==> flow/design.v <==
module binary2deg(
	input i_clk,
	input i_rst,
	input i_start,
	input[63:0] i_decimal,
	input[3:0] i_frccnt,
	output[13:0] o_deg,
	output o_finished
	);
enum {IDLE,D2B1,D2B2,SHIFT,B2D,END} state_w,state_r;
logic[13:0] deg_w,deg_r;
logic[21:0] devider_w,devider_r;
logic[34:0] tmp_w,tmp_r;
logic[63:0] decimal_w,decimal_r;
logic[21:0] binary_w,binary_r;
logic[3:0] cnt_w,cnt_r;
logic[3:0] frccnt_w,frccnt_r;
logic finished;
assign o_finished = finished;
assign o_deg = deg_r;
always@(*) begin
	deg_w = deg_r;
	devider_w = devider_r;
	tmp_w = tmp_r;
	decimal_w = decimal_r;
	binary_w = binary_r;
	cnt_w = cnt_r;
	frccnt_w = frccnt_r;
	state_w = state_r;
	finished = 0;
	case(state_r)
		IDLE: begin
			if(i_start) begin
				state_w = D2B1;
				decimal_w = i_decimal;
				frccnt_w = i_frccnt;
				tmp_w = 0;
			end
			else begin
				state_w = state_r;
				decimal_w = 0;
			end
			binary_w = 0;
			devider_w = 22'b101101000000000000000;
			finished = 0;
		end
		D2B1: begin
			if(decimal_r[3:0] < 10) begin
				tmp_w = (tmp_r >> 4)+(tmp_r >> 5)+(tmp_r >> 8)+(tmp_r >> 9)+(tmp_r >> 12)+(tmp_r >> 13)+{18'd0,decimal_r[3:0],13'd0};
				state_w = state_r;
			end
			else begin
				tmp_w = tmp_r;
				state_w = D2B2;
			end
			decimal_w = decimal_r >> 4;
		end
		D2B2: begin
			if(cnt_r == (frccnt_r - 1)) begin
				state_w = SHIFT;
				cnt_w = 0;
			end
			else begin
				state_w = state_r;
				cnt_w = cnt_r + 1;
			end
			tmp_w = (tmp_r >> 4)+(tmp_r >> 5)+(tmp_r >> 8)+(tmp_r >> 9)+(tmp_r >> 12)+(tmp_r >> 13)+{18'd0,decimal_r[3:0],13'd0};
			decimal_w = decimal_r >> 4;
		end
		SHIFT: begin
			tmp_w = (tmp_r << 3) + (tmp_r << 1);
			if(cnt_r == (frccnt_r - 2)) begin
				state_w = B2D;
				binary_w = tmp_w[21:0];
				cnt_w = 0;
			end
			else begin
				state_w = state_r;
				cnt_w = cnt_r + 1;
			end
		end
		B2D: begin
			if(cnt_r == 13) begin
				state_w = END;
				cnt_w = 0;
			end
			else begin
				state_w = state_r;
				cnt_w = cnt_r + 1;
			end
			if(binary_r < devider_r) begin
				deg_w = {deg_r[12:0],1'b0};
				binary_w = binary_r;
			end
			else begin
				deg_w = {deg_r[12:0],1'b1};
				binary_w = binary_r - devider_r;
			end
			devider_w = devider_r >> 1;
			finished = 0;
		end
		END: begin
			finished = 1;
			state_w = IDLE;
		end
	endcase
end
always@(posedge i_clk or negedge i_rst) begin
	if(!i_rst) begin
		devider_r <= 22'b0101101000000000000000;
		binary_r <= 0;
		deg_r <= 0;
		cnt_r <= 0;
		state_r <= IDLE;
		decimal_r <= 64'd0;
		tmp_r <= 35'd0;
		frccnt_r <= 0;
	end
	else begin
		devider_r <= devider_w;
		binary_r <= binary_w;
		deg_r <= deg_w;
		cnt_r <= cnt_w;
		state_r <= state_w;
		decimal_r <= decimal_w;
		tmp_r <= tmp_w;
		frccnt_r <= frccnt_w;
	end
end
endmodule
module synchro(
	input i_clk,
	input i_rst,
	input i_write,
	input[7:0] i_char,
	output o_full,
	output o_check,
	output[14 - 1:0] o_deg
	);
integer i;
enum {IDLE,IDT,DATA,DEG,CHECK} state_w,state_r;
logic[7:0] cnt_w,cnt_r;
logic[7:0] char_w[7:0],char_r[7:0];
logic[2:0] r_w,r_r,w_w,w_r;
logic[7:0] char;
logic[7:0] check_w,check_r;
logic[7:0] checksum_w,checksum_r,tmp;
logic check;
logic[23:0] SI_w,SI_r;
logic[3:0] pos;
enum {INT,FRC} dstate_w,dstate_r;
logic[63:0] decimal_w,decimal_r;
logic[13:0] deg,deg_w,deg_r;
logic[3:0] frccnt_w,frccnt_r;
logic finished;
binary2deg xbinary2deg(.i_clk(i_clk),.i_rst(i_rst),.i_start(check && (pos == 1)),.i_decimal(decimal_r),.i_frccnt(frccnt_r),.o_deg(deg),.o_finished(finished));
assign o_full = ((w_r + 1) == r_r)? 1 : 0;
assign o_check = check;
assign o_deg = deg_r;
always@(*) begin
	for(i = 0; i < 8; i = i + 1) begin
		char_w[i] = char_r[i];
	end
	if(i_write) begin
		w_w = w_r + 1;
		char_w[w_r] = i_char;
	end
	else begin
		w_w = w_r;
	end
	if(w_r != r_r) begin
		char = char_r[r_r];
		r_w = r_r + 1;
	end
	else begin
		char = 0;
		r_w = r_r;
	end
end
always@(*) begin
	pos = 0;
	case(SI_r)
		{"H","D","G"} : begin
			pos = 1;
		end
		{"H","D","T"} : begin
			pos = 1;
		end
	endcase
end
always@(*) begin
	if(finished)
		deg_w = deg;
	else
		deg_w = deg_r;
end
always@(*) begin
	check = 0;
	checksum_w = checksum_r;
	SI_w = SI_r;
	decimal_w = decimal_r;
	tmp = 0;
	frccnt_w = frccnt_r;
	state_w = state_r;
	dstate_w = dstate_r;
	cnt_w = cnt_r;
	check_w = check_r;
	if(w_r != r_r) begin
		case(state_r)
			IDLE: begin
				check_w = 0;
				decimal_w = 0;
				frccnt_w = 0;
				dstate_w = INT;
				if(char == "$") begin
					state_w = IDT;
				end
				else begin
					state_w = state_r;
				end
				cnt_w = 0;
			end
			IDT: begin
				if(cnt_r == 4) begin
					state_w = DATA;
					cnt_w = 0;
					SI_w = (SI_r << 8) + {16'd0,char};
				end
				else if(cnt_r > 1) begin
					state_w = state_r;
					cnt_w = cnt_r + 1;
					SI_w = (SI_r << 8) + {16'd0,char};
				end
				else begin
					state_w = state_r;
					SI_w = SI_r;
					cnt_w = cnt_r + 1;
				end
				check_w = check_r ^ char;
			end
			DATA: begin
				if(char == "*") begin
					state_w = CHECK;
					cnt_w = 0;
					check_w = check_r;
				end
				else if(char == ",") begin
					cnt_w = cnt_r + 1;
					check_w = check_r ^ char;
					if(cnt_r == (pos - 1)) begin
						state_w = DEG;
					end
					else begin
						state_w = state_r;
					end
				end
				else begin
					state_w = state_r;
					cnt_w = cnt_r;
					check_w = check_r ^ char;
				end
			end
			DEG: begin
				tmp = char - "0";
				if(char == ".") begin
					dstate_w = FRC;
					state_w = state_r;
					cnt_w = cnt_r;
					frccnt_w = frccnt_r;
					decimal_w = (decimal_r << 4) + {60'd0,tmp[3:0]};
				end
				else if(char == ",") begin
					dstate_w = INT;
					state_w = DATA;
					cnt_w = cnt_r;
					frccnt_w = frccnt_r;
					decimal_w = decimal_r;
				end
				else begin
					state_w = state_r;
					dstate_w = dstate_r;
					cnt_w = cnt_r;
					decimal_w = (decimal_r << 4) + {60'd0,tmp[3:0]};
					if(dstate_r == FRC) begin
						frccnt_w = frccnt_r;
					end
					else begin
						frccnt_w = frccnt_r + 1;
					end
				end
				check_w = check_r ^ char;
			end
			CHECK: begin
				if(char == 8'hd) begin
					state_w = IDLE;
					cnt_w = 0;
					if(check_r == checksum_r) begin
						check = 1;
					end
					else begin
						check = 0;
					end
				end
				else begin
					if((char > "/") && (char < ":")) begin
						tmp = char - "0";
						checksum_w = cnt_r == 0 ? {tmp[3:0],4'd0} : {checksum_r[7:4],tmp[3:0]};
					end
					else if((char > "@") && (char < "G")) begin
						tmp = char - "A" + 8'd10;
						checksum_w = cnt_r == 0 ? {tmp[3:0],4'd0} : {checksum_r[7:4],tmp[3:0]};
					end
					else begin
						checksum_w = checksum_r;
					end
					cnt_w = cnt_r + 1;
				end
			end
		endcase
	end
	else begin
		state_w = state_r;
		cnt_w = cnt_r;
		checksum_w = checksum_r;
		check_w = check_r;
	end
end
always@(posedge i_clk or negedge i_rst) begin
	if(!i_rst) begin
		state_r <= IDLE;
		dstate_r <= INT;
		cnt_r <= 0;
		deg_r <= 0;
		checksum_r <= 0;
		check_r <= 0;
		SI_r <= 0;
		r_r <= 0;
		w_r <= 0;
		decimal_r <= 0;
		frccnt_r <= 0;
		for(i = 0; i < 8; i = i + 1) begin
			char_r[i] <= 0;
		end
	end
	else begin
		state_r <= state_w;
		dstate_r <= dstate_w;
		cnt_r <= cnt_w;
		deg_r <= deg_w;
		checksum_r <= checksum_w;
		check_r <= check_w;
		SI_r <= SI_w;
		r_r <= r_w;
		w_r <= w_w;
		decimal_r <= decimal_w;
		frccnt_r <= frccnt_w;
		for(i = 0; i < 8; i = i + 1) begin
			char_r[i] <= char_w[i];
		end
	end
end
endmodule
* Tool chain data of synchro *
What the tools print for synchro, step after step.
Lines are those of the file above, counted from 1.
Cell names lack the library's common part.
Not given: -

design
  top module = synchro
  clock = i_clk
  cell library = sky130hd
  timing corner = tt_025C_1v80

* After elaboration *
Yosys after proc, flatten, opt, wreduce and memory -nomap, before mapping. Print and check cells are not counted. Equal cells are merged and count once.

operators by class
  reductions and logical operators = 52
  magnitude comparators = 7
  bitwise operators = 10
  muxes and demuxes = 69
  eq/ne operators = 59
  add/sub/neg operators = 21

operators by type and width
  kind                                                    count
  2-to-1 mux 32 bit                                       15
  parallel mux 64 bit (select 2 bit)                      2
  parallel mux 32 bit (select 6 bit)                      1
  2-to-1 mux 64 bit                                       3
  parallel mux 32 bit (select 5 bit)                      1
  2-to-1 mux 8 bit                                        18
  parallel mux 35 bit (select 4 bit)                      1
  equality test 32 x 2 -> 1 bit (second input constant)   4
  equality test 32 x 1 -> 1 bit (second input constant)   3
  equality test 32 x 3 -> 1 bit (second input constant)   3
  2-to-1 mux 35 bit                                       2
  parallel mux 22 bit (select 3 bit)                      1
  logical NOT 32 bit                                      2
  equality test 4 x 32 -> 1 bit                           2
  adder 64 x 4 -> 64 bit                                  1
  parallel mux 32 bit (select 2 bit)                      1
  parallel mux 8 bit (select 8 bit)                       1
  OR reduction 7 bit                                      8
  equality test 24 x 23 -> 1 bit (second input constant)  2
  2-to-1 mux 24 bit                                       2
  parallel mux 22 bit (select 2 bit)                      1
  2-to-1 mux 22 bit                                       2
  adder 35 x 17 -> 35 bit                                 1
  adder 35 x 22 -> 35 bit                                 1
  adder 35 x 23 -> 35 bit                                 1
  adder 35 x 26 -> 35 bit                                 1
  adder 35 x 27 -> 35 bit                                 1
  adder 35 bit                                            1

Not listed: further kinds 56, cells in them 136.

bit counts
  word-level cells = 246
  register bits = 461
  bits of input ports = 11
  output and inout port bits = 16

* Longest topological paths *
Yosys ltp: most cells in a row. Word level: on the elaborated netlist, between registers, memories and ports. Mapped: between sequential cells and ports; inverters and the memories' decode and read muxes count.

depth
  depth in word-level cells = 10
  ABC_AREA = 0
  gate-level depth with buffers = 26
  mapped depth without buffers = 26

* Netlist *
Yosys stat after the flow's synthesis: flattened, memories mapped to cells. It holds for the ABC_AREA given above (unset counts as 0); a run with the other value may have another netlist.

cell types
  cell      count  area in all (µm²)
  dfrtp_1   370    9258.88
  ha_1      148    1.85E+03
  fa_1      78     1.56E+03
  mux2_2    121    1.36E+03
  nand2_1   324    1.22E+03
  o21ai_0   197    985.946
  a21oi_1   192    960.922
  inv_1     205    769.488
  xnor2_1   69     604.33
  nor2_1    137    514.243
  and3_1    79     494.224
  a21o_1    53     397.882
  clkbuf_1  87     326.563
  xor2_1    36     315.302
  nand3_1   61     305.293
  o31ai_1   34     255.245
  nor3_1    42     210.202
  a221oi_1  20     175.168

Not listed: further types 66, cells in them 397.

synthesis totals
  buffers = 122
  mapped flip-flops = 376
  sequential area = 0.0094165 mm²
  mapped cells = 2650
  mapped area = 0.0246612 mm²

The figures by module come from a second, unflattened synthesis with its own total; it is not the netlist above.

second synthesis, totals
  cells (unflattened synthesis) = 2468
  area total of the unflattened synthesis = 0.0244247 mm²

Rows give one instance, submodules left out.

modules
  module      cells  instances  area (mm²)  sequential area (mm²)
  binary2deg  1692   1          0.0150044   0.0042603
  synchro     776    1          0.0094203   0.0051562

* Worst setup path after synthesis *
Path of least setup slack by OpenSTA after synthesis, without wires, with an ideal clock, recovery checks aside; 20% of the period is set as input and as output delay. Where synthesis merged equal registers, the netlist keeps one of their names.

timing after synthesis
  path kind = register -> register
  from = reg xbinary2deg.tmp_r[5]
  to = reg xbinary2deg.tmp_r[31]
  data arrival time = 5801 ps
  driving pins on the path = 27
  data required time = 9863 ps
  path buffers = 0
  setup time = 137 ps
  period = 10000 ps
  path delay = 5938 ps
  setup slack = 4063 ps
  time at the first pin = 0 ps
  synthesis period reached = 5937 ps

"path delay" = arrival - input delay + setup time.
"driving pins on the path": output pins that drive a net of the path, with the launching flip-flop's if there is one; two outputs of one cell count as two.
"synthesis period reached" = period - worst setup slack (recovery checks aside). The figure is calculated, with input and output delays left at 20% of the set period.
Between the ends stands the longest chain of elaborated cells between them, by number of cells; it is not shown to be the way that was timed. Of several equally long chains one is given.
Each line given opens the expression or statement behind the cell; cells for indexed reads and writes are added by Yosys, which also makes memories of some case tables.

on the way, after synthesis
  cell sequence = dfrtp_1 > ha_1 > inv_1 > fa_1 > nand2b_1 > a21oi_1 > a21oi_1 > o21ai_1 > o31ai_1 > o41ai_1 > a21oi_1 > xnor2_1 > fa_1 > inv_1 > fa_1 > fa_1 > inv_1 > ha_1 > nand2_1 > o21ai_0 > o2111ai_1 > or2_2 > o211ai_1 > a31oi_1 > a2111oi_0 > or3_1 > o211ai_1
  length of the longest elaborated chain = 8
  elaborated cells on any way between the ends = 9
  classes of those cells = add/sub (7); mux (2)

RTL lines, path after synthesis
  what                                line  text
  start: declaration                  13    logic[34:0] tmp_w,tmp_r;
  start: assignment                   116   tmp_r <= 35'd0;
  start: assignment                   126   tmp_r <= tmp_w;
  adder 31 x 30 -> 32 bit             49    tmp_w = (tmp_r >> 4)+(tmp_r >> 5)+(tmp_r >> 8)+(tmp_r >> 9)+(tmp_r >> 12)+(tmp_r >> 13)+{18'd0,decimal_r[3:0], ...
  adder 35 x 27 -> 35 bit             49
  adder 35 x 26 -> 35 bit             49
  adder 35 x 23 -> 35 bit             49
  adder 35 x 22 -> 35 bit             49
  adder 35 x 17 -> 35 bit             49
  2-to-1 mux 35 bit                   48    if(decimal_r[3:0] < 10) begin
  parallel mux 35 bit (select 4 bit)  31    case(state_r)
  end: assignment                     116
  end: assignment                     126
  end: declaration                    13

* Path in the finished layout *
From the final timing report of record 1: the path of least setup slack in the routed layout; clock arrival at registers is part of the times.
The path's times are printed in steps of 10 ps; the period is the one set.

timing after layout
  path kind = register -> register
  from = reg xbinary2deg.tmp_r[5]
  to = reg xbinary2deg.tmp_r[25]
  data required time = 6760 ps
  setup time = 120 ps
  time at the first pin = 590 ps
  setup slack = 140 ps
  period = 6270 ps
  data arrival time = 6620 ps
  path buffers = 0
  driving pins on the path = 25

Between the ends stands the longest chain of elaborated cells between them, by number of cells; it is not shown to be the way that was timed. Of several equally long chains one is given.

on the way, after layout
  cell sequence = dfrtp_2 > ha_1 > a21o_1 > a21oi_2 > o211ai_1 > a41o_1 > o221a_4 > o21ai_1 > nand2_1 > xnor2_2 > fa_1 > inv_1 > fa_1 > fa_1 > inv_1 > ha_4 > and3_1 > o211a_1 > o2111ai_2 > or2_4 > o211ai_1 > a21oi_1 > xnor2_1 > a221oi_1 > nor2_1
  length of the longest elaborated chain = 8
  elaborated cells on any way between the ends = 9
  classes of those cells = add/sub (7); mux (2)

RTL lines, path after layout
  what                                line  text
  start: declaration                  13    logic[34:0] tmp_w,tmp_r;
  start: assignment                   116   tmp_r <= 35'd0;
  start: assignment                   126   tmp_r <= tmp_w;
  adder 31 x 30 -> 32 bit             49    tmp_w = (tmp_r >> 4)+(tmp_r >> 5)+(tmp_r >> 8)+(tmp_r >> 9)+(tmp_r >> 12)+(tmp_r >> 13)+{18'd0,decimal_r[3:0], ...
  adder 35 x 27 -> 35 bit             49
  adder 35 x 26 -> 35 bit             49
  adder 35 x 23 -> 35 bit             49
  adder 35 x 22 -> 35 bit             49
  adder 35 x 17 -> 35 bit             49
  2-to-1 mux 35 bit                   48    if(decimal_r[3:0] < 10) begin
  parallel mux 35 bit (select 4 bit)  31    case(state_r)
  end: assignment                     116
  end: assignment                     126
  end: declaration                    13

Appendix: measured runs

Module synchro, platform sky130hd: 2 stored runs of the flow (Yosys, OpenROAD) with differing settings, in no particular order. Input and output delays are each 20% of the period that was set; the output load is 0.01 pF.
"achieved clock period" means the clock period less the worst setup slack. The figure is calculated, with input and output delays left at 20% of the set period.
"worst setup path time" means the part of the period allowed to the worst setup path (the constraints hold back 20% at inputs and 20% at outputs) less its slack; where the path has registers, the arrival times of their clocks count too.
"worst setup path time" is known to 10 ps.

Record 1
==> flow/run.sh <==
#!/bin/bash
# the make line also repeats the synthesis and layout settings of config.mk as NAME=value (left out here)
make -C /OpenROAD-flow-scripts/flow DESIGN_CONFIG=/design/flow/config.mk WORK_HOME=/design/flow/orfs CLKGATE_MAP_FILE= finish
==> flow/config.mk <==
export PLATFORM = sky130hd
export DESIGN_NAME = synchro
export DESIGN_NICKNAME = synchro
export VERILOG_FILES = /design/flow/design.v
export SDC_FILE = /design/flow/constraint.sdc
export NUM_CORES = 4
export LEC_CHECK = 0
export ABC_AREA = 0
export CAP_MARGIN = 20
export CELL_PAD_IN_SITES_DETAIL_PLACEMENT = 2
export CELL_PAD_IN_SITES_GLOBAL_PLACEMENT = 1
export CORE_ASPECT_RATIO = 0.51
export CORE_MARGIN = 9
export CORE_UTILIZATION = 32
export CTS_CLUSTER_SIZE = 41
export GPL_TIMING_DRIVEN = 1
export MAX_ROUTING_LAYER = met4
export MIN_ROUTING_LAYER = met1
export SETUP_SLACK_MARGIN = 0.72
export SLEW_MARGIN = 15
export TNS_END_PERCENT = 5
==> flow/constraint.sdc <==
create_clock -name core_clock -period 6.27 [get_ports {i_clk}]
set_input_delay 1.2540 -clock core_clock [delete_from_list [all_inputs] [get_ports {i_clk}]]
set_output_delay 1.2540 -clock core_clock [all_outputs]
set_load 0.01 [all_outputs]

==> results of record 1 <==
chip area after synthesis (Yosys): 0.0246612 mm²
die area: 0.0879554 mm²
utilization: 37.2%
worst setup slack after layout: 135 ps
total negative slack: 0 ps
achieved clock period: 6135 ps
worst setup path time: 6130 ps
worst setup path kind: register -> register

Record 2
==> flow/run.sh <==
#!/bin/bash
# the make line also repeats the synthesis and layout settings of config.mk as NAME=value (left out here)
make -C /OpenROAD-flow-scripts/flow DESIGN_CONFIG=/design/flow/config.mk WORK_HOME=/design/flow/orfs CLKGATE_MAP_FILE= finish
==> flow/config.mk <==
export PLATFORM = sky130hd
export DESIGN_NAME = synchro
export DESIGN_NICKNAME = synchro
export VERILOG_FILES = /design/flow/design.v
export SDC_FILE = /design/flow/constraint.sdc
export NUM_CORES = 4
export LEC_CHECK = 0
export CAP_MARGIN = 20
export CORE_MARGIN = 2
export CORE_UTILIZATION = 40
export CTS_CLUSTER_SIZE = 95
export PLACE_DENSITY_LB_ADDON = 0.22
export SLEW_MARGIN = 20
==> flow/constraint.sdc <==
create_clock -name core_clock -period 10.0 [get_ports {i_clk}]
set_input_delay 2.0000 -clock core_clock [delete_from_list [all_inputs] [get_ports {i_clk}]]
set_output_delay 2.0000 -clock core_clock [all_outputs]
set_load 0.01 [all_outputs]

==> results of record 2 <==
chip area after synthesis (Yosys): 0.0246612 mm²
die area: 0.0636553 mm²
utilization: 44.2%
worst setup slack after layout: 3148 ps
total negative slack: 0 ps
achieved clock period: 6852 ps
worst setup path time: 6850 ps
worst setup path kind: register -> register
